==> flow/design.v <==
`timescale 1ns / 1ps
module axi_tlp_decoder 
#(
parameter AXIDATAWIDTH = 8
)
(
input clk,
input reset,
input tvalid,
input [8*AXIDATAWIDTH-1:0] tdata,
output reg tready,
input [AXIDATAWIDTH-1:0] tstrb,
input [21:0] tuser,
input tlast,
output reg [7:0]  a4lm_addr,
output reg [31:0] a4lm_wr_data,
output reg a4lm_wr_cmd,
output reg a4lm_rd_cmd,
output reg [7:0] cfg_addr,
output reg [31:0] cfg_wr_data,
output reg cfg_rd_cmd,
output reg cfg_wr_cmd,
output reg fifo0_wr_cmd,
output reg [16*AXIDATAWIDTH+4-1:0] fifo0_wr_data,
input fifo0_empty_flag,
input fifo0_full_flag,
input fifo0_prog_full_flag,
output reg req_compl,
output reg [2:0] compl_code,
input tlp_enc_ready,
output reg [2:0]   tenc_tc,                         
output reg [1:0]   tenc_attr,                       
output reg [9:0]   tenc_len,                        
output reg [15:0]  tenc_rid,                        
output reg [7:0]   tenc_tag,                        
output reg [7:0]   tenc_be,                         
output reg [12:0]  tenc_addr,                       
input lnk_up,
input cfg_to_turnoff,
output reg cfg_to_turnoff_ok
);
localparam [3:0] idle = 4'b0000,
						discharge_tlp = 4'b1111,
						cfg_rd = 4'b0001,
						cfg_wr = 4'b0010,
						a4lm_rd = 4'b0011,
						a4lm_wr = 4'b0100,
						a4sm_wr0 = 4'b0101,
						a4sm_wr1 = 4'b1001,
						wait_state = 4'b1000,
						receiving = 4'b1100;
reg [3:0] state_reg;
reg  tlp_digest;
reg [16*AXIDATAWIDTH+4-1:0] buffer0;
localparam [2:0] reg_rd_compl = 3'b001,
						cfg_rd_compl = 3'b010,
						cfg_wr_compl = 3'b011,
						adc_mem_compl = 3'b100;
localparam ADC_MEM_RD32 = 9'b00_00000_01;
localparam ADC_MEM_WR32 = 9'b10_00000_01;	
localparam REG_RD32 = 9'b00_00000_10;
localparam REG_WR32 = 9'b10_00000_10;
localparam CFG_RD   = 9'b00_00100_00; 
localparam CFG_WR   = 9'b10_00100_00;
always@(posedge clk)
begin
if(reset)
	begin
		state_reg <= idle;
		tready <= 1'b0;
		a4lm_addr <= 0;
		a4lm_wr_data <= 0;
		a4lm_wr_cmd <= 1'b0;
		a4lm_rd_cmd <= 1'b0;
		cfg_addr <= 0;
		cfg_wr_data <= 0;
		cfg_rd_cmd <= 1'b0;
		cfg_wr_cmd <= 1'b0;
		fifo0_wr_cmd = 1'b0;
		fifo0_wr_data = 0;
		req_compl <= 1'b0;
		compl_code <= 0;
		tenc_tc <= 0;
		tenc_attr <= 0;
		tenc_len <= 0;
		tenc_rid <= 0;
		tenc_tag <= 0;
		tenc_be <= 0;
		tenc_addr <= 0;
		cfg_to_turnoff_ok <= 1'b0;
	end
else
	begin
		case(state_reg)
			idle:
				begin
					cfg_to_turnoff_ok <= 1'b0;
					buffer0 = 0;
					tenc_tc <= 0;
					tenc_attr <= 0;
					tenc_len <= 0;
					tenc_rid <= 0;
					tenc_tag <= 0;
					tenc_be <= 0;
					tenc_addr <= 0;
					a4lm_wr_data <= 0;
					a4lm_addr <= 0;
					a4lm_wr_cmd <= 0;
					a4lm_rd_cmd <= 0;
					cfg_addr <= 0;
					cfg_wr_data <= 0;
					cfg_rd_cmd <= 0;
					cfg_wr_cmd <= 0;
					fifo0_wr_cmd = 0;
					fifo0_wr_data = 0;
					req_compl <= 0;
					compl_code <= 0;
					tready <= 1'b0;
					if(cfg_to_turnoff)
						begin
							cfg_to_turnoff_ok <= 1'b1;
						end
					if(lnk_up & tlp_enc_ready & tvalid & ~tlast & (~(fifo0_empty_flag & fifo0_full_flag)) & (~fifo0_prog_full_flag) &(~cfg_to_turnoff))
						begin
							state_reg <= receiving;
							tready <= 1'b1;
						end 
				end
			receiving:
				begin
					if(tdata[14] == 0)
							begin
								tlp_digest <= tdata[15];
								case ({tdata[30:24],{tuser[6],tuser[4] | tuser[2]}})
										REG_RD32:
											begin
												state_reg <= a4lm_rd;
												tenc_tc     <= tdata[22:20]; 
												tenc_attr   <= tdata[13:12];
												tenc_len    <= tdata[9:0];
												tenc_rid    <= tdata[63:48];
												tenc_tag    <= tdata[47:40];
												tenc_be     <= tdata[39:32];
												req_compl <= 1'b1;
												compl_code <= reg_rd_compl;
											end
										REG_WR32:
											begin
												state_reg <= a4lm_wr;
											end
										ADC_MEM_RD32:
											begin
												tenc_tc     <= tdata[22:20]; 
												tenc_attr   <= tdata[13:12];
												tenc_len    <= tdata[9:0];
												tenc_rid    <= tdata[63:48];
												tenc_tag    <= tdata[47:40];
												tenc_be     <= tdata[39:32];
												req_compl <= 1'b1;
												compl_code <= adc_mem_compl;
												state_reg <= idle;
											end
										ADC_MEM_WR32:
											begin
												buffer0[9:0] = tdata[9:0];
												buffer0[15:10] = tuser[7:2];
												state_reg <= a4sm_wr0;
											end
										CFG_RD:
											begin
												tenc_tc     <= tdata[22:20]; 
												tenc_attr   <= tdata[13:12];
												tenc_len    <= tdata[9:0];
												tenc_rid    <= tdata[63:48];
												tenc_tag    <= tdata[47:40];
												tenc_be     <= tdata[39:32];
												req_compl <= 1'b1;
												state_reg <= cfg_rd;
												compl_code <= cfg_rd_compl;
											end
										CFG_WR:
											begin
												req_compl <= 1'b1;
												tenc_tc     <= tdata[22:20]; 
												tenc_attr   <= tdata[13:12];
												tenc_len    <= tdata[9:0];
												tenc_rid    <= tdata[63:48];
												tenc_tag    <= tdata[47:40];
												tenc_be     <= tdata[39:32];
												compl_code <= cfg_wr_compl;
												state_reg <= cfg_wr;
											end
										default:
											begin
												state_reg <= discharge_tlp;
											end
								endcase
							end
						else
							begin
								state_reg <= discharge_tlp;
							end
				end
			a4lm_rd:
				begin
					req_compl <= 1'b0;
					a4lm_addr <= tdata[9:2];
					tenc_addr <= tdata[14:2];
					a4lm_rd_cmd <= 1'b1;
					state_reg <= idle;
				end
			a4lm_wr:
				begin
					a4lm_addr <= tdata[9:2];
					a4lm_wr_data <= tdata[63:32];
					a4lm_wr_cmd <= 1'b1;
					if(tlp_digest)
						begin
							state_reg <= discharge_tlp;
						end
					else
						begin
							state_reg <= idle;
							tready <= 1'b0;
						end
				end
			a4sm_wr0:
				begin
					buffer0[45:16] = tdata[31:2];
					fifo0_wr_data = buffer0;
					fifo0_wr_cmd = 1'b1;
					buffer0[31:0] = tdata[63:32];
					buffer0[128] = 1;
					state_reg <= a4sm_wr1;
				end
			a4sm_wr1:
				begin
					fifo0_wr_cmd = 1'b0;
					if(tlast)
						begin
							if(buffer0[129])
								begin
									buffer0[127:96] = tdata[31:0];
									buffer0[131] = 1'b1;
									fifo0_wr_cmd = 1'b1;
									fifo0_wr_data = buffer0;
									tready <= 1'b0;
									state_reg <= idle;
								end
							else
								begin
									buffer0[63:32] = tdata[31:0];
									buffer0[129] = 1'b1;
									buffer0[131:130] = 2'b00;
									fifo0_wr_cmd = 1'b1;
									fifo0_wr_data = buffer0;
									tready <= 1'b0;
									state_reg <= idle;
								end
						end
					else
						begin
							if(buffer0[129])
								begin
									buffer0[127:96] = tdata[31:0];
									buffer0[131] = 1'b1;
									fifo0_wr_cmd = 1'b1;
									fifo0_wr_data = buffer0;
									buffer0[31:0] = tdata[63:32];
									buffer0[131:128] = 4'b0001;
								end
							else
								begin
									buffer0[95:32] = tdata[63:0];
									buffer0[130:129] =  2'b11;
								end
						end
				end
			cfg_rd:
				begin
					tenc_addr <= tdata[14:2];
					req_compl <= 1'b0;
					cfg_addr <= tdata[9:2];
					cfg_rd_cmd <= 1'b1;
					if(tlast)
						begin
							state_reg <= idle;
						end
					else
						begin
							state_reg <= discharge_tlp;
						end
				end
			cfg_wr:
				begin
					tenc_addr <= tdata[14:2];
					req_compl <= 1'b0;
					cfg_wr_cmd <= 1'b1;
					cfg_addr <= tdata[9:2];
					cfg_wr_data <= tdata[63:32];
					if(tlast)
						begin
							state_reg <= idle;
						end
					else
						begin
							state_reg <= discharge_tlp;
						end
				end
			discharge_tlp:
				begin
					a4lm_wr_cmd <= 1'b0;
					if(tlast)
						begin
							state_reg <= idle;
							tready <= 1'b0;
						end
				end
		endcase
	end
end
endmodule
`timescale 1ns / 1ps
module axi_tlp_encoder 
#(
parameter AXIWIDTH = 8    
)
(
input clk,
input reset,
input [7:0] cfg_bus_number,
input [4:0] cfg_device_number,
input [2:0] cfg_function_number,
input [31:0]cfg_rd_data,
input cfg_valid,
input               req_compl,
input [2:0] 			compl_code,
output reg          tlp_encoder_ready,
input [2:0]         tenc_tc,
input [1:0]         tenc_attr,
input [9:0]         tenc_len,
input [15:0]        tenc_rid,
input [7:0]         tenc_tag,
input [7:0]         tenc_be,
input [12:0]        tenc_addr,
input 						a4lm_valid,
input [31:0]				a4lm_data,
input [1:0] 				a4lm_err_code,
input 				fifo1_full_flag,
input 				fifo1_empty_flag,
output reg       	fifo1_rd_cmd,
input	[131:0]		fifo1_rd_data,
output reg 								tx_tvalid,
output reg [8*AXIWIDTH-1:0] tx_tdata,
input 									tx_tready,
output reg [AXIWIDTH-1:0] tx_tstrb,
output reg								 tx_tlast
);
localparam [2:0] idle = 3'b000,
						cfg_rd_state = 3'b001,
						cfg_wr_state = 3'b010,
						reg_rd_state = 3'b100,
						adc_mem_state0 = 3'b101,
						adc_mem_state1 = 3'b110,
						adc_mem_state2 = 3'b011,
						waiting = 3'b111;
localparam PIO_64_CPLD_FMT_TYPE = 7'b10_01010;
localparam PIO_64_CPL_FMT_TYPE  = 7'b00_01010;
localparam [2:0] reg_rd_compl = 3'b001,
						cfg_rd_compl = 3'b010,
						cfg_wr_compl = 3'b011,
						adc_mem_compl = 3'b100;
reg [2:0] state_reg;
reg err_reg;
reg [131:0] 	buffer;
reg [31:0]     buffer0;
reg [9:0]	 counter;
reg [15:0] 	requester_id;
reg [7:0]	tag_reg;
reg [11:0] 	byte_count_reg;
reg [1:0] compl_reg;
reg [6:0] lower_addr;
reg flag0;
reg flag1;
reg flag2;
reg flag3;
always @(*)
begin
	byte_count_reg = 12'd0;
	casex (tenc_be[7:0])
		8'b00001xx1: byte_count_reg = 4;
		8'b000001x1: byte_count_reg = 3;
		8'b00001x10: byte_count_reg = 3;
		8'b00000011: byte_count_reg = 2;
		8'b00000110: byte_count_reg = 2;
		8'b00001100: byte_count_reg = 2;
		8'b00000001: byte_count_reg = 1;
		8'b00000010: byte_count_reg = 1;
		8'b00000100: byte_count_reg = 1;
		8'b00001000: byte_count_reg = 1;
		8'b00000000: byte_count_reg = 1;
		8'b1xxxxxx1: byte_count_reg = (tenc_len << 2);
		8'b01xxxxx1: byte_count_reg = (tenc_len << 2)-1;
		8'b001xxxx1: byte_count_reg = (tenc_len << 2)-2;
		8'b0001xxx1: byte_count_reg = (tenc_len << 2)-3;
		8'b1xxxxx10: byte_count_reg = (tenc_len << 2)-1;
		8'b01xxxx10: byte_count_reg = (tenc_len << 2)-2;
		8'b001xxx10: byte_count_reg = (tenc_len << 2)-3;
		8'b0001xx10: byte_count_reg = (tenc_len << 2)-4;
		8'b1xxxx100: byte_count_reg = (tenc_len << 2)-2;
		8'b01xxx100: byte_count_reg = (tenc_len << 2)-3;
		8'b001xx100: byte_count_reg = (tenc_len << 2)-4;
		8'b0001x100: byte_count_reg = (tenc_len << 2)-5;
		8'b0001x100: byte_count_reg = (tenc_len << 2)-5;
		8'b1xxx1000: byte_count_reg = (tenc_len << 2)-3;
		8'b01xx1000: byte_count_reg = (tenc_len << 2)-4;
		8'b001x1000: byte_count_reg = (tenc_len << 2)-5;
		8'b00011000: byte_count_reg = (tenc_len << 2)-6;
	endcase
end
always@(posedge clk)
begin
if(reset)
	begin
		state_reg <= idle;
		tlp_encoder_ready <= 1'b0;
		fifo1_rd_cmd = 1'b0;
		tx_tvalid <= 1'b0;
		tx_tdata <= 0;
		tx_tstrb <= 0;
		tx_tlast <= 1'b0;
	end
else
	begin
		case(state_reg)
			idle:
				begin
					flag2 <= 0;
					buffer0 <= 0;
					flag3 <= 0;
					flag0 <= 0;
					flag1 <= 0;
					requester_id <= 0;
					tag_reg <= 0;
					compl_reg <= 0;
					counter = 0;
					err_reg <= 0;
					tlp_encoder_ready <= 1'b1;
					fifo1_rd_cmd = 0;
					tx_tvalid <= 0;
					tx_tdata <= 0;
					tx_tstrb <= 0;
					tx_tlast <= 0;
					err_reg <= 0;
					buffer <= 0;
					if(req_compl&~(fifo1_empty_flag  & fifo1_full_flag))
						begin
							tlp_encoder_ready <= 1'b0;
							case(compl_code)
									reg_rd_compl:
										begin
											tx_tdata[30:24] <= PIO_64_CPLD_FMT_TYPE;
											state_reg <= waiting;
											compl_reg <= 2'd1;
											tx_tdata[9:0] <= 10'b1;  
											tx_tdata[43:32] <= byte_count_reg;
											flag0 <= 1;
										end
									cfg_rd_compl:
										begin
											tx_tdata[30:24] <= PIO_64_CPLD_FMT_TYPE;
											state_reg <= waiting;
											compl_reg <= 2'd2;
											tx_tdata[9:0] <= 10'b1;  
											tx_tdata[43:32] <= 4;
											tx_tdata[47:45] <= 000;
											flag0 <= 1;
										end
									cfg_wr_compl:
										begin
											tx_tvalid <= 1'b1;
											tx_tdata[30:24] <= PIO_64_CPL_FMT_TYPE;
											state_reg <= cfg_wr_state;
											tx_tdata[9:0] <= 10'b1;  
											tx_tdata[47:45] <= 000;
											tx_tdata[43:32] <= 4;
										end
									adc_mem_compl:
										begin
											flag0 <= 1;
											compl_reg <= 2'd3;
											tx_tdata[30:24] <= PIO_64_CPLD_FMT_TYPE;
											state_reg <= waiting;
											tx_tdata[9:0] <= tenc_len; 
											counter = tenc_len;
											tx_tdata[43:32] <= byte_count_reg;
										end
							endcase
							requester_id <= tenc_rid;
							tag_reg <= tenc_tag;
							tx_tdata[63:48] <= {	cfg_bus_number,
														cfg_device_number,
														cfg_function_number  
														};
							tx_tdata[44] <= 1'b0; 
							tx_tdata[31] <= 0;
							tx_tdata[23] <= 1'b0;
							tx_tdata[22:20] <= tenc_tc;
							tx_tdata[19:14] <= 6'b0;
							tx_tdata[13:12] <= tenc_attr;
							tx_tdata[11:10] <= 2'b0;
							tx_tstrb   <= 8'hFF;
							flag1 <= 0;
						end
				end
			waiting:
				begin
					if(flag1 == 0)
						begin
							casex ({flag0, tenc_be[3:0]})
								5'b0_xxxx : lower_addr <= 7'h0;
								5'bx_0000 : lower_addr <= {tenc_addr[4:0], 2'b00};
								5'bx_xxx1 : lower_addr <= {tenc_addr[4:0], 2'b00};
								5'bx_xx10 : lower_addr <= {tenc_addr[4:0], 2'b01};
								5'bx_x100 : lower_addr <= {tenc_addr[4:0], 2'b10};
								5'bx_1000 : lower_addr <= {tenc_addr[4:0], 2'b11};
							endcase
							flag1 <= 1;
						end
					case(compl_reg)
						2'd1:  
							begin
								if(a4lm_valid)
									begin
										case(a4lm_err_code)
											2'b10:
												begin
													tx_tdata[30:24] <= PIO_64_CPL_FMT_TYPE;
													tx_tdata[47:45] <= 3'b100; 
													err_reg <= 1'b1;
												end
											2'b01:
												begin
													tx_tdata[30:24] <= PIO_64_CPL_FMT_TYPE;
													tx_tdata[47:45] <= 3'b001; 
													err_reg <= 1'b1;
												end
											2'b00:
												begin
													tx_tdata[47:45] <= 3'b000;
													buffer[31:0] <= a4lm_data;
												end
										endcase
										tx_tvalid <= 1;
										state_reg <= reg_rd_state;
									end
							end
						2'd2:  
							begin
								if(cfg_valid)
									begin
										buffer[31:0] <= cfg_rd_data;
										tx_tvalid <= 1'b1;
										state_reg <= cfg_rd_state;
									end
							end
						2'd3:  
							begin
								if(fifo1_empty_flag == 0)
									begin
										tx_tdata[47:45] <= 3'b000;
										state_reg <= adc_mem_state0;
										fifo1_rd_cmd <= 1'b1;
									end
							end
					endcase
				end
			reg_rd_state:
				begin
					if(tx_tready)
						begin
							if(err_reg)
								begin
									tx_tdata[63:32] <= 32'h0;
									tx_tstrb   <= 8'h0F;
								end
							else
								begin
									tx_tstrb   <= 8'hFF;
									tx_tdata[63:32] <= buffer[31:0];
								end
							tx_tdata[31:16] <= requester_id;
							tx_tdata[15:8] <= tag_reg;
							tx_tdata[7] <= 1'b0;
							tx_tdata[6:0] <= lower_addr;
							tx_tlast <= 1'b1;
							state_reg <= idle;
						end
				end
			cfg_rd_state:
				begin
					if(tx_tready)
						begin
							tx_tstrb <= 8'hFF;
							tx_tlast <= 1'b1;
							state_reg <= idle;
							tx_tdata[63:32] <= buffer[31:0];
							tx_tdata[31:16] <= requester_id;
							tx_tdata[15:8] <= tag_reg;
							tx_tdata[7] <= 1'b0;
							tx_tdata[6:0] <= 7'b0;
						end
				end
			cfg_wr_state:
				begin
					if(tx_tready)
						begin
							tx_tstrb <= 8'h0F;
							tx_tlast <= 1'b1;
							state_reg <= idle;
							tx_tdata[31:16] <= tenc_rid;
							tx_tdata[15:8] <= tenc_tag;
							tx_tdata[7] <= 1'b0;
							tx_tdata[6:0] <= 7'b0;
						end
				end
			adc_mem_state0:
				begin
					buffer <= fifo1_rd_data;
					state_reg <= adc_mem_state1;
					fifo1_rd_cmd <= 1'b0;
					tx_tvalid <= 1'b1;
				end
			adc_mem_state1:
				begin
					if(tx_tready)
						begin
							tx_tdata[31:16] <= requester_id;
							tx_tdata[15:8] <= tag_reg;
							tx_tdata[7] <= 1'b0;
							tx_tdata[6:0] <= lower_addr;
							tx_tdata[63:32] <= buffer[31:0];
							state_reg <= adc_mem_state2;
							counter = counter - 1'b1;
						end
				end
			adc_mem_state2:
				begin
					case(counter)
					10'd1:
						begin
							state_reg <= idle;
							tx_tlast <= 1'b1;
							tx_tdata[63:32] <= 0;
							if(~buffer[130])
								begin
									tx_tdata[31:0] <= buffer[63:32];
								end
							else
								begin
									tx_tdata[31:0] <= buffer0;
								end
							tx_tstrb <= 8'h0F;
						end
					10'd3:
						begin
							fifo1_rd_cmd <= 1'b0;
							counter = counter - 2;
							buffer0 <= buffer[127:96];
							tx_tdata <= buffer[95:32];
							tx_tstrb <= 8'hFF;
						end
					default:
						begin
							if(counter[1])
								begin
									fifo1_rd_cmd <= 1'b1;
									buffer0 <= buffer[127:96];
									tx_tdata <= buffer[95:32];
									counter = counter - 2;
								end
							else
								begin
									fifo1_rd_cmd <= 1'b0;
									tx_tdata[31:0] <= buffer0;
									tx_tdata[63:32] <= fifo1_rd_data[31:0];
									buffer = fifo1_rd_data;
									counter = counter - 2;
								end
						end
					endcase
				end
		endcase
	end
end
endmodule
`timescale 1ns / 1ps
module axi4_lite_master
				#(
					parameter ADDR_WIDTH = 8,
					parameter DATA_WIDTH = 32,
					parameter STRB_WIDTH = DATA_WIDTH/8
				)
				(
					input 								reset,
					input 								clk,
					output reg 							awvalid,
					input 								awready,
					output reg	[1:0]					awprot,
					output reg	[ADDR_WIDTH-1:0]	awaddr,
					output reg 							wrvalid,
					input 								wrready,
					output reg  [STRB_WIDTH-1:0]	wrstrb,
					output reg 	[DATA_WIDTH-1:0]	wrdata,
					output reg 							bready,
					input 								bvalid,
					input [1:0]							bresp,
					output reg 							arvalid,
					input 								arready,
					output reg [ADDR_WIDTH-1:0]	araddr,
					output reg [1:0]					arprot,
					input  [DATA_WIDTH-1:0]			rddata,
					output reg 							rdready,
					input 								rdvalid,
					input  [2:0]						rdresp,
					input 								userrdcmd, 
					input 								userwrcmd,
					input  [ADDR_WIDTH-1:0] 		userrdwraddr,
					input  [DATA_WIDTH-1:0] 		userwrdata,
					output reg	[DATA_WIDTH-1:0] 	userrddata,
					output reg 							data_valid,
					output reg [1:0] 					error
				);
localparam  idle   = 4'b0000,
				read1  = 4'b0001,
				read2  = 4'b0010,
				read3  = 4'b0011,
				write1 = 4'b0100, 
				write2 = 4'b0101,
				write3 = 4'b0110,
				okay = 2'b00,  
				exokay = 2'b01, 
				slverr = 2'b10, 
				decerr = 2'b11; 
reg [3:0] statereg;
always@(posedge clk)
begin
	if(reset)
		begin
			statereg <= idle;
			araddr <= 0;
			awaddr <= 0;
			userrddata <= 32'h0;
			bready <= 1'b0;
			awvalid <= 1'b0;
			awprot <= 2'b00;
			wrdata <= 0;
			wrstrb <= 0;
			wrvalid <= 1'b0;
			arvalid <= 1'b0;
			arprot <= 0;
			data_valid <= 1'b0;
			rdready <= 1'b0;
			error <= 0;
		end
	else
		begin
			case(statereg)
				idle:
					begin	
						araddr <= 0;
						awaddr <= 0;
						userrddata <=  32'h0;
						statereg <= idle;
						bready <= 1'b0;
						awvalid <= 1'b0;
						awprot <= 2'b00;
						wrdata <= 0;
						wrstrb <= 0;
						wrvalid <= 1'b0;
						bready <= 1'b0;
						arvalid <= 1'b0;
						arprot <= 0;
						data_valid <= 1'b0;
						rdready <= 1'b0;
						error <= 0;
						if(userrdcmd)
							begin
								araddr <= userrdwraddr;
								statereg <= read1;
								arvalid <= 1'b1;
							end
						else	
							begin
								if(userwrcmd)
									begin
										wrdata <= userwrdata;
										wrstrb <= 4'b1111;
										awvalid <= 1'b1;
										awaddr <= userrdwraddr;
										statereg <= write1;
									end
							end
					end
				read1:
					begin
						if(arready)
							begin
								arvalid <= 1'b0;
								araddr <= 1'b0;
								statereg <= read2;
							end
					end
				read2:
					begin
						if(rdvalid)
							begin
								rdready <= 1'b1;
								case (rdresp)
									okay:
										begin
											userrddata <= rddata;
											data_valid <= 1'b1;
										end
									exokay:
										begin
											userrddata <= rddata;
											data_valid <= 1'b1;
										end
									slverr:
										begin
											data_valid <= 1'b1;
											error <= 2'b10;
										end
									decerr:
										begin
											data_valid <= 1'b1;
											error <= 2'b11;
										end
								endcase 
								statereg <= idle;
							end
					end
				write1:
					begin
						if(awready)
							begin
								awvalid <= 1'b0;
								statereg <= write2;
								wrvalid <= 1'b1;
							end
					end
				write2:
					begin
						if(wrready)
							begin
								wrvalid <= 1'b0;
								statereg <= write3;
							end
					end
				write3:
					begin
						if(bvalid)
							begin
								case(bresp)
									okay:
										begin
											error <= 2'b00;
											data_valid <= 1'b1;
										end
									exokay:
										begin
											error <= 2'b00;
											data_valid <= 1'b1;
										end
									slverr:
										begin
											data_valid <= 1'b1;
											error <= 2'b10;
										end
									decerr:
										begin
											data_valid <= 1'b1;
											error <= 2'b11;
										end
								endcase
								statereg <= idle;
								bready <= 1'b1;
							end
					end
			endcase
		end
end
endmodule
`timescale 1ns / 1ps
module axi4_lite_slave
				#(
					parameter ADDR_WIDTH = 8,
					parameter ADDR_WIDTH_SLAVE = 5,
					parameter DATA_WIDTH = 32,
					parameter STRB_WIDTH = DATA_WIDTH/8,
					parameter AXI_SLAVE_ADDR = 3'b000
				)
				(
					input 									reset,
					input 									clk,
					input 									awvalid,
					output reg 								awready,
					input 		[1:0]						awprot,
					input 		[ADDR_WIDTH-1:0]		awaddr,
					input 									wrvalid,
					output reg 								wrready,
					input 		[STRB_WIDTH-1:0]		wrstrb,
					input  		[DATA_WIDTH-1:0]		wrdata,
					input 									bready,
					output reg 								bvalid,
					output reg [1:0]						bresp,
					input 									arvalid,
					output reg 								arready,
					input  		[ADDR_WIDTH-1:0]		araddr,
					input 		[1:0]						arprot,
					output reg [DATA_WIDTH-1:0]		rdata,
					input 									rready,
					output reg 								rvalid,
					output reg [2:0]						rresp,
					output reg 								rfwrcmd,
					output reg 								rfrdcmd,
					output reg [ADDR_WIDTH_SLAVE-1:0] rfrdaddr,
					output reg [ADDR_WIDTH_SLAVE-1:0] rfwraddr,
					output reg[(DATA_WIDTH)-1:0] 	rfwrdata,
					input 		[(DATA_WIDTH)-1:0] 	rfrddata,
					input 									rf_busy,
					output reg 								slave_need_rf,
					input										rf_data_valid
					);
localparam 		idle = 3'b000,
					write1 = 3'b001,
					write2 = 3'b010,
					read1 = 3'b100,
					read2 = 3'b101;
reg [2:0]statereg;
reg [DATA_WIDTH-1:0] datareg;
always@(posedge clk)
begin
	if(reset)
		begin
			statereg <= idle;
			bvalid <= 0;
			wrready <= 1'b0;
			arready <= 1'b0;
			rdata <= 0;
			rfrdaddr <= 1'b0;
			rfwraddr <= 1'b0;
			rvalid <= 1'b0;
			rresp <= 2'b00;
			awready <= 1'b0;
			bresp <= 2'b00;
			rfwrcmd <= 1'b0;
			rfrdcmd <= 0;
			rfwrdata <= 0;
			slave_need_rf <= 1'b0;
		end
	else
		begin
			case(statereg)
				idle:
					begin
						bvalid <= 0;
						wrready <= 1'b0;
						arready <= 1'b0;
						rdata <= 0;
						rfrdaddr <= 1'b0;
						rfwraddr <= 1'b0;
						rvalid <= 1'b0;
						rresp <= 2'b00;
						awready <= 1'b0;
						bresp <= 2'b00;
						rfwrcmd <= 1'b0;
						rfrdcmd <= 0;
						rfwrdata <= 0;
						statereg <= idle;  
						slave_need_rf <= 1'b0;
						if(awvalid)
							begin
								if(awaddr[7:5] == AXI_SLAVE_ADDR)
									begin
										statereg <= write1;
										rfwraddr <= awaddr[4:0];
										awready <= 1'b1;
										slave_need_rf <= 1'b1;
									end
							end 
						if(arvalid)
							begin
								if(araddr[7:5] == AXI_SLAVE_ADDR)
									begin
										statereg <= read1;
										rfrdaddr <= araddr[4:0];
										rfrdcmd <= 1'b1;
										arready <= 1'b1;
										slave_need_rf <= 1'b1;
									end
							end
					end
				read1:
					begin
						arready <= 1'b0;
						if(~rf_busy)
							begin
								rfrdcmd <= 1'b0;
								if(rf_data_valid)
									begin
										rdata <= rfrddata;
										rvalid <= 1'b1;
										rresp <= 2'b00;
										statereg <= read2;
										slave_need_rf <= 1'b0;
									end
							end
					end
				read2:
					begin
						if(rready)
							begin
								rvalid <= 1'b0;
								statereg <= idle;
							end
					end
				write1:
					begin
						awready <= 1'b0;
						if(wrvalid)
							begin
								wrready <= 1'b1;
								rfwrdata <= wrdata;
								statereg <= write2;
								if(~rf_busy)
									begin
										rfwrcmd <= 1'b1;
										bresp <= 2'b00;
										bvalid <= 1'b1;
									end
							end
					end
				write2:
					begin
						rfwrcmd <= 1'b0;
						wrready <= 1'b0;
						bvalid <= 1'b1;
						slave_need_rf <= 1'b0;
						if(bready)
							begin
								statereg <= idle;
								bvalid <= 1'b0;
							end
					end
		endcase
	end
end
endmodule
`timescale 1ns / 1ps
module register_file
					#(
						parameter   NMBROFDATABITS       =    32, 
										NMBROFADDRBITS   =    5  
					)
					(
						input 												reset,
						input													 clk,
						input 												rd_en,
						input 												wr_en,
						input	 		[NMBROFADDRBITS-1:0]				 wr_addr, 
						input 		[NMBROFADDRBITS-1:0]					 rd_addr,
						input 		[NMBROFDATABITS-1:0]			 	wr_data,
						output reg 	[NMBROFDATABITS-1:0]	 			rd_data,
						output reg 											rf_data_valid
					);	
reg [NMBROFDATABITS-1:0]   array_reg  [0:15]; 
reg statereg;
localparam idle = 1'b0,
				read = 1'b1;
always@(posedge clk)
begin
	if(reset)  
		begin
			statereg <= idle;
			rd_data <= 32'h0;
			rf_data_valid <= 1'b0;
			array_reg[0] <= 32'hFFFFFFFF;
			array_reg[1] <= 32'hFFFFFFFF;
			array_reg[2] <= 32'hFFFFFFFF;
			array_reg[3] <= 32'hFFFFFFFF;
			array_reg[4] <= 32'hFFFFFFFF; 
			array_reg[5] <= 32'hFFFFFFFF;
			array_reg[6] <= 32'hFFFFFFFF;
			array_reg[7] <= 32'hFFFFFFFF;
			array_reg[8] <= 32'hFFFFFFFF;
			array_reg[9] <= 32'hFFFFFFFF;
			array_reg[10] <= 32'hFFFFFFF;
			array_reg[11] <= 32'hFFFFFFF;
			array_reg[12] <= 32'hFFFFFFF;
			array_reg[13] <= 32'hFFFFFFF;
			array_reg[14] <= 32'hFFFFFFF;
			array_reg[15] <= 32'hFFFFFFF;
		end
	else
		begin
			case(statereg)
				idle:
					begin
						rd_data <= 32'h0;
						rf_data_valid <= 0;
						if(rd_en)
							begin
								rf_data_valid <= 1'b1;
								statereg <= read;
								if(rd_addr < 16)
									begin
										rd_data <= array_reg[rd_addr[3:0]];
									end
								else 
									begin
										rd_data <= 32'hFFFFFFFF;
									end
							end
						if(wr_en)
							begin
								if(wr_addr < 16)
									begin
										array_reg[wr_addr[3:0]] <= wr_data;
									end
							end
					end
				read:
					begin
						statereg <= idle;						
					end
			endcase
		end
end
endmodule
`timescale 1ns / 1ps
module pcie_pio_ctrl (
  input          clk,
  input          reset,
  input          tvalid,
  input  [63:0]  tdata,
  output         tready,
  input  [7:0]   tstrb,
  input  [21:0]  tuser,
  input          tlast,
  output [7:0]   cfg_addr,
  output [31:0]  cfg_wr_data,
  output         cfg_rd_cmd,
  output         cfg_wr_cmd,
  input  [31:0]  cfg_rd_data,
  input          cfg_valid,
  output         fifo0_wr_cmd,
  output [131:0] fifo0_wr_data,
  input          fifo0_empty_flag,
  input          fifo0_full_flag,
  input          fifo0_prog_full_flag,
  input          fifo1_full_flag,
  input          fifo1_empty_flag,
  output         fifo1_rd_cmd,
  input  [131:0] fifo1_rd_data,
  input  [7:0]   cfg_bus_number,
  input  [4:0]   cfg_device_number,
  input  [2:0]   cfg_function_number,
  input          lnk_up,
  input          cfg_to_turnoff,
  output         cfg_to_turnoff_ok,
  output         tx_tvalid,
  output [63:0]  tx_tdata,
  input          tx_tready,
  output [7:0]   tx_tstrb,
  output         tx_tlast
);
  wire [7:0]  a4lm_addr;
  wire [31:0] a4lm_wr_data;
  wire        a4lm_wr_cmd, a4lm_rd_cmd;
  wire        req_compl, tlp_enc_ready;
  wire [2:0]  compl_code;
  wire [2:0]  tenc_tc;
  wire [1:0]  tenc_attr;
  wire [9:0]  tenc_len;
  wire [15:0] tenc_rid;
  wire [7:0]  tenc_tag;
  wire [7:0]  tenc_be;
  wire [12:0] tenc_addr;
  wire [31:0] a4lm_data;
  wire        a4lm_valid;
  wire [1:0]  a4lm_err_code;
  wire        awvalid, awready, wrvalid, wrready, bready, bvalid;
  wire        arvalid, arready, rready, rvalid;
  wire [1:0]  awprot, arprot, bresp;
  wire [7:0]  awaddr, araddr;
  wire [3:0]  wrstrb;
  wire [31:0] wrdata, rdata;
  wire [2:0]  rresp;
  wire        rfwrcmd, rfrdcmd, rf_data_valid, slave_need_rf;
  wire [4:0]  rfrdaddr, rfwraddr;
  wire [31:0] rfwrdata, rfrddata;
  axi_tlp_decoder #(.AXIDATAWIDTH(8)) u_dec (
    .clk(clk), .reset(reset),
    .tvalid(tvalid), .tdata(tdata), .tready(tready), .tstrb(tstrb),
    .tuser(tuser), .tlast(tlast),
    .a4lm_addr(a4lm_addr), .a4lm_wr_data(a4lm_wr_data),
    .a4lm_wr_cmd(a4lm_wr_cmd), .a4lm_rd_cmd(a4lm_rd_cmd),
    .cfg_addr(cfg_addr), .cfg_wr_data(cfg_wr_data),
    .cfg_rd_cmd(cfg_rd_cmd), .cfg_wr_cmd(cfg_wr_cmd),
    .fifo0_wr_cmd(fifo0_wr_cmd), .fifo0_wr_data(fifo0_wr_data),
    .fifo0_empty_flag(fifo0_empty_flag), .fifo0_full_flag(fifo0_full_flag),
    .fifo0_prog_full_flag(fifo0_prog_full_flag),
    .req_compl(req_compl), .compl_code(compl_code), .tlp_enc_ready(tlp_enc_ready),
    .tenc_tc(tenc_tc), .tenc_attr(tenc_attr), .tenc_len(tenc_len),
    .tenc_rid(tenc_rid), .tenc_tag(tenc_tag), .tenc_be(tenc_be),
    .tenc_addr(tenc_addr),
    .lnk_up(lnk_up), .cfg_to_turnoff(cfg_to_turnoff),
    .cfg_to_turnoff_ok(cfg_to_turnoff_ok)
  );
  axi4_lite_master #(.ADDR_WIDTH(8), .DATA_WIDTH(32)) u_a4lm (
    .reset(reset), .clk(clk),
    .awvalid(awvalid), .awready(awready), .awprot(awprot), .awaddr(awaddr),
    .wrvalid(wrvalid), .wrready(wrready), .wrstrb(wrstrb), .wrdata(wrdata),
    .bready(bready), .bvalid(bvalid), .bresp(bresp),
    .arvalid(arvalid), .arready(arready), .araddr(araddr), .arprot(arprot),
    .rddata(rdata), .rdready(rready), .rdvalid(rvalid), .rdresp(rresp),
    .userrdcmd(a4lm_rd_cmd), .userwrcmd(a4lm_wr_cmd),
    .userrdwraddr(a4lm_addr), .userwrdata(a4lm_wr_data),
    .userrddata(a4lm_data), .data_valid(a4lm_valid), .error(a4lm_err_code)
  );
  axi4_lite_slave #(.ADDR_WIDTH(8), .ADDR_WIDTH_SLAVE(5), .DATA_WIDTH(32),
                    .AXI_SLAVE_ADDR(3'b000)) u_a4ls (
    .reset(reset), .clk(clk),
    .awvalid(awvalid), .awready(awready), .awprot(awprot), .awaddr(awaddr),
    .wrvalid(wrvalid), .wrready(wrready), .wrstrb(wrstrb), .wrdata(wrdata),
    .bready(bready), .bvalid(bvalid), .bresp(bresp),
    .arvalid(arvalid), .arready(arready), .araddr(araddr), .arprot(arprot),
    .rdata(rdata), .rready(rready), .rvalid(rvalid), .rresp(rresp),
    .rfwrcmd(rfwrcmd), .rfrdcmd(rfrdcmd), .rfrdaddr(rfrdaddr), .rfwraddr(rfwraddr),
    .rfwrdata(rfwrdata), .rfrddata(rfrddata), .rf_busy(1'b0),
    .slave_need_rf(slave_need_rf), .rf_data_valid(rf_data_valid)
  );
  register_file #(.NMBROFDATABITS(32), .NMBROFADDRBITS(5)) u_rf (
    .reset(reset), .clk(clk),
    .rd_en(rfrdcmd), .wr_en(rfwrcmd),
    .wr_addr(rfwraddr), .rd_addr(rfrdaddr),
    .wr_data(rfwrdata), .rd_data(rfrddata), .rf_data_valid(rf_data_valid)
  );
  axi_tlp_encoder #(.AXIWIDTH(8)) u_enc (
    .clk(clk), .reset(reset),
    .cfg_bus_number(cfg_bus_number), .cfg_device_number(cfg_device_number),
    .cfg_function_number(cfg_function_number),
    .cfg_rd_data(cfg_rd_data), .cfg_valid(cfg_valid),
    .req_compl(req_compl), .compl_code(compl_code), .tlp_encoder_ready(tlp_enc_ready),
    .tenc_tc(tenc_tc), .tenc_attr(tenc_attr), .tenc_len(tenc_len),
    .tenc_rid(tenc_rid), .tenc_tag(tenc_tag), .tenc_be(tenc_be),
    .tenc_addr(tenc_addr),
    .a4lm_valid(a4lm_valid), .a4lm_data(a4lm_data), .a4lm_err_code(a4lm_err_code),
    .fifo1_full_flag(fifo1_full_flag), .fifo1_empty_flag(fifo1_empty_flag),
    .fifo1_rd_cmd(fifo1_rd_cmd), .fifo1_rd_data(fifo1_rd_data),
    .tx_tvalid(tx_tvalid), .tx_tdata(tx_tdata), .tx_tready(tx_tready),
    .tx_tstrb(tx_tstrb), .tx_tlast(tx_tlast)
  );
endmodule
* Tool chain data of pcie_pio_ctrl
What the tools print for pcie_pio_ctrl, step after step.
Line numbers count from 1 in the design file above.
Library cell names are shortened.
The mark n/a stands for no value.
- Top :: pcie_pio_ctrl
- Clock input :: clk
- Standard-cell library :: sky130hd
- Library corner :: tt_025C_1v80

* After elaboration
Counts by Yosys on the flattened word-level netlist (proc, flatten, opt, wreduce; memories kept). Print and check cells are left out.
Memory sizes are those after Yosys's memory passes, which may raise the word count (mostly to a power of two), join words into wider ones and drop unused or constant bits.
- Register bits :: 913
- Latch bits :: 0
- RAM bits :: 512
- Memory bits (read-only) :: 0
- Memory cells :: 1
- Input port bits :: 287
- Output and inout port bits :: 252
- Elaborated cells :: 724
** Memories
- u_rf.array_reg :: words 16, bits a word 32, RTL line 1078 : reg [NMBROFDATABITS-1:0]   array_reg  [0:15];
- $add $sub $neg :: 8
- Multipliers :: 0
- Divide/modulo/power cells :: 0
- Order comparisons :: 2
- Equal/unequal tests :: 131
- Shift operators :: 0
- Muxes and demuxes :: 334
- Bitwise gates (word level) :: 22
- Reduce/logical cells :: 135
** Operator list (count)
- 2-to-1 mux 32 bit :: 25
- case mux 32 bit (select 2 bit) :: 9
- case mux 132 bit (select 3 bit) :: 1
- 2-to-1 mux 132 bit :: 3
- case mux 99 bit (select 3 bit) :: 1
- 2-to-1 mux 131 bit :: 2
- case mux 82 bit (select 2 bit) :: 1
- case mux 12 bit (select 11 bit) :: 1
- case mux 32 bit (select 4 bit) :: 1
- case mux 16 bit (select 4 bit) :: 2
- 2-to-1 mux 16 bit :: 8
- 2-to-1 mux 8 bit :: 13
- case mux 8 bit (select 2 bit) :: 6
- 2-to-1 mux 3 bit :: 31
- 2-to-1 mux 7 bit :: 13
- 2-to-1 mux 4 bit :: 21
- 2-to-1 mux 10 bit :: 7
- 2-to-1 mux 1 bit :: 67
- 2-to-1 mux 64 bit :: 1
- case mux 16 bit (select 2 bit) :: 2
- 2-to-1 mux 12 bit :: 5
- AND reduction 3 bit :: 19
- case mux 7 bit (select 4 bit) :: 2
- case mux 7 bit (select 2 bit) :: 4
- 2-to-1 mux 2 bit :: 25
- case mux 16 bit (select 3 bit) :: 1
- case mux 12 bit (select 4 bit) :: 1
- case mux 12 bit (select 2 bit) :: 2
Not listed: further kinds 95, cells in them 358.

* Longest topological paths
Longest topological path by Yosys (ltp), each cell counted once; first at word level (registers and memories cut), then after technology mapping (sequential cells cut; the memories' decode and read muxes count).
- Word-level depth :: 8
- ABC_AREA :: 0
- Gate-level depth with buffers :: 11
- Mapped depth without buffers :: 8

* Synthesis result
Source: synth_stat.txt of the flow (Yosys; design flattened, memories mapped). It holds for the ABC_AREA given above (unset counts as 0); a run with the other value may have another netlist.
- Standard cells after synthesis :: 5051
- Cell area after synthesis :: 60292.8 µm²
- Mapped flip-flops :: 1432
- Buffers :: 465
** Cell types
- edfxtp_1 :: count 850, total area 2.55E+04 µm²
- dfxtp_1 :: count 582, total area 1.17E+04 µm²
- mux4_2 :: count 160, total area 3.6E+03 µm²
- nor2_1 :: count 485, total area 1.82E+03 µm²
- a22oi_1 :: count 241, total area 1.81E+03 µm²
- or2_2 :: count 265, total area 1657.84 µm²
- and2_1 :: count 249, total area 1.56E+03 µm²
- clkbuf_1 :: count 411, total area 1542.73 µm²
- nand2_1 :: count 339, total area 1272.47 µm²
- a21oi_1 :: count 205, total area 1.03E+03 µm²
- a22o_1 :: count 108, total area 945.907 µm²
- or3_1 :: count 118, total area 738.208 µm²
- a221oi_1 :: count 84, total area 735.706 µm²
- nand2b_1 :: count 115, total area 719.44 µm²
- nand3_1 :: count 111, total area 555.533 µm²
- o21ai_0 :: count 110, total area 550.528 µm²
- nor3_1 :: count 107, total area 535.514 µm²
- mux2i_1 :: count 43, total area 430.413 µm²
Not listed: further types 66, cells in them 468.
The figures by module come from a second, unflattened synthesis with its own total; it is not the netlist above.
- Cell total of the unflattened synthesis :: 5136
- Area total of the unflattened synthesis :: 61139.9 µm²
Rows give one instance, submodules left out.
** Modules
- register_file :: instances 1, cells 1595, area 24129.4 µm², seq. area 16055.4 µm²
- axi_tlp_decoder (AXIDATAWIDTH=8) :: instances 1, cells 1481, area 15964.1 µm², seq. area 9839.4 µm²
- axi_tlp_encoder (AXIWIDTH=8) :: instances 1, cells 1302, area 14188.6 µm², seq. area 7777.5 µm²
- axi4_lite_master :: instances 1, cells 390, area 3582.2 µm², seq. area 1901.8 µm²
- axi4_lite_slave :: instances 1, cells 367, area 3271.9 µm², seq. area 1741.7 µm²
- pcie_pio_ctrl :: instances 1, cells 1, area 3.8 µm², seq. area 0.0 µm²

* Timing after synthesis
OpenSTA on the mapped netlist: ideal clock, no wires. The path of least setup slack (recovery checks aside). Input and output delay are each 20% of the period. Register names are those of the netlist, which keeps one name where synthesis merged equal registers.
- Kind :: input-to-reg
- Start :: input port reset
- End :: register u_enc.buffer[100]
- Clock period :: 10000 ps
- External input delay :: 2000 ps
- Setup time :: 791 ps
- Arrival :: 11843 ps
- Required time :: 9209 ps
- Path slack :: -2634 ps
- Path delay :: 10634 ps
- Stages :: 4
- Buffers on the path :: 3
- Synthesis period reached :: 12634 ps
"path delay" is the arrival time less input delay plus setup time.
"stages" counts driving pins, that of a launching flip-flop among them; a cell with two outputs on the path counts twice.
"synthesis period reached" is the clock period less the worst setup slack; recovery checks do not enter. This is arithmetic on one report: input and output delays are still those of the set period (20% each).
Between the ends stands the longest chain of elaborated cells between them, by number of cells; it is not shown to be the way that was timed. Of several equally long chains one is given.
Each line given opens the expression or statement behind the cell; cells for indexed reads and writes are added by Yosys, which also makes memories of some case tables.
At most two assigning lines are given for a register; there are more.
- Cell sequence :: clkbuf_1 clkbuf_1 clkbuf_1 nor4_1
- Length of the longest elaborated chain :: 2
- Elaborated cells on any way between the ends :: 2
- Those cells by class :: 1 x logic; 1 x reduce/logical
** Ends and longest elaborated chain, after synthesis
- start, declared :: RTL line 1145 : input          reset,
- inverter 1 bit
- AND reduction 4 bit
- end, assigned :: RTL line 629 : buffer <= fifo1_rd_data;
- end, assigned :: RTL line 687 : buffer = fifo1_rd_data;
- end, declared :: RTL line 375 : reg [131:0] buffer;

* Worst path after layout
From the final timing report of flow run 1: the path of least setup slack in the routed layout; clock arrival at registers is part of the times.
The path's times are printed in steps of 10 ps; the period is the one set.
- Kind :: reg-to-reg
- Start :: register u_enc.counter[1]
- End :: register u_enc.tx_tdata[40]
- Clock period :: 5670 ps
- Setup time :: 170 ps
- Arrival :: 4500 ps
- Required time :: 6270 ps
- Path slack :: 1780 ps
- Stages :: 9
- Buffers on the path :: 2
Between the ends stands the longest chain of elaborated cells between them, by number of cells; it is not shown to be the way that was timed. Of several equally long chains one is given.
At most two assigning lines are given for a register; there are more.
- Cell sequence :: edfxtp_1 buf_4 ha_1 nor2_1 nor4_2 nor3_2 buf_4 a221oi_1 a311oi_1
- Length of the longest elaborated chain :: 3
- Elaborated cells on any way between the ends :: 5
- Those cells by class :: 2 x eq/ne; 3 x mux
** Ends and longest elaborated chain, post-layout
- start, declared :: RTL line 377 : reg [9:0] counter;
- start, assigned :: RTL line 495 : counter = tenc_len;
- start, assigned :: RTL line 644 : counter = counter - 1'b1;
- 2-to-1 mux 12 bit :: RTL line 675 : if(counter[1])
- case mux 12 bit (select 2 bit) :: RTL line 649 : case(counter)
- case mux 12 bit (select 4 bit) :: RTL line 435 : case(state_reg)
- end, assigned :: RTL line 466 : tx_tdata[43:32] <= byte_count_reg;
- end, assigned :: RTL line 496 : tx_tdata[43:32] <= byte_count_reg;
- end, declared :: RTL line 354 : output reg [8*AXIWIDTH-1:0] tx_tdata,

Memo
Re: implementation data of pcie_pio_ctrl

Top module pcie_pio_ctrl; platform sky130hd; tools Yosys and OpenROAD; 2 stored runs in no particular order. Input and output delays are each 20% of the period that was set; the output load is 0.01 pF.
"clock period reached" is the run's clock period less its worst setup slack. It is reckoned from that one timing run; input and output delays stay at 20% of the period that was set.
"critical setup path time" means the part of the period allowed to the worst setup path (the constraints hold back 20% at inputs and 20% at outputs) less its slack; where the path has registers, the arrival times of their clocks count too.
"critical setup path time" is given in steps of 10 ps.

* Flow run 1
** Files
==> flow/run.sh <==
#!/bin/bash
# the make line also repeats the synthesis and layout settings of config.mk as NAME=value (left out here)
make -C /OpenROAD-flow-scripts/flow DESIGN_CONFIG=/design/flow/config.mk WORK_HOME=/design/flow/orfs CLKGATE_MAP_FILE= finish
==> flow/config.mk <==
export PLATFORM = sky130hd
export DESIGN_NAME = pcie_pio_ctrl
export DESIGN_NICKNAME = pcie_pio_ctrl
export VERILOG_FILES = /design/flow/design.v
export SDC_FILE = /design/flow/constraint.sdc
export NUM_CORES = 4
export LEC_CHECK = 0
export ABC_AREA = 0
export CAP_MARGIN = 30
export CELL_PAD_IN_SITES_DETAIL_PLACEMENT = 2
export CORE_ASPECT_RATIO = 0.51
export CORE_MARGIN = 9
export CORE_UTILIZATION = 36
export CTS_CLUSTER_SIZE = 97
export GPL_ROUTABILITY_DRIVEN = 0
export GPL_TIMING_DRIVEN = 1
export HOLD_SLACK_MARGIN = -0.08
export PLACE_DENSITY_LB_ADDON = 0.02
export SLEW_MARGIN = 20
export TNS_END_PERCENT = 90
==> flow/constraint.sdc <==
create_clock -name core_clock -period 5.67 [get_ports {clk}]
set_input_delay 1.1340 -clock core_clock [delete_from_list [all_inputs] [get_ports {clk}]]
set_output_delay 1.1340 -clock core_clock [all_outputs]
set_load 0.01 [all_outputs]
** Results
- Post-layout utilization :: 44.1 %
- Synthesized cell area :: 60292.8 µm²
- Worst setup slack after layout :: 1778 ps
- Final worst hold slack :: 456 ps
- Critical setup path time :: 3890 ps
- Worst path kind :: reg-to-reg
- Clock period reached :: 3892 ps
- Die area :: 183381.0 µm²
- Standard-cell area of the final layout :: 72899.9 µm²

* Flow run 2
** Files
==> flow/run.sh <==
#!/bin/bash
# the make line also repeats the synthesis and layout settings of config.mk as NAME=value (left out here)
make -C /OpenROAD-flow-scripts/flow DESIGN_CONFIG=/design/flow/config.mk WORK_HOME=/design/flow/orfs CLKGATE_MAP_FILE= finish
==> flow/config.mk <==
export PLATFORM = sky130hd
export DESIGN_NAME = pcie_pio_ctrl
export DESIGN_NICKNAME = pcie_pio_ctrl
export VERILOG_FILES = /design/flow/design.v
export SDC_FILE = /design/flow/constraint.sdc
export NUM_CORES = 4
export LEC_CHECK = 0
export CAP_MARGIN = 20
export CORE_MARGIN = 2
export CORE_UTILIZATION = 42
export CTS_CLUSTER_DIAMETER = 384
export GPL_TIMING_DRIVEN = 0
export MAX_ROUTING_LAYER = met4
export PLACE_DENSITY_LB_ADDON = 0.25
export SETUP_SLACK_MARGIN = 1.03
export SLEW_MARGIN = 15
==> flow/constraint.sdc <==
create_clock -name core_clock -period 3.8 [get_ports {clk}]
set_input_delay 0.7600 -clock core_clock [delete_from_list [all_inputs] [get_ports {clk}]]
set_output_delay 0.7600 -clock core_clock [all_outputs]
set_load 0.01 [all_outputs]
** Results
- Post-layout utilization :: 52.2 %
- Synthesized cell area :: 60292.8 µm²
- Worst setup slack after layout :: 1035 ps
- Final worst hold slack :: 390 ps
- Critical setup path time :: 2000 ps
- Worst path kind :: input-to-reg
- Clock period reached :: 2765 ps
- Die area :: 146601.0 µm²
- Standard-cell area of the final layout :: 74705.4 µm²
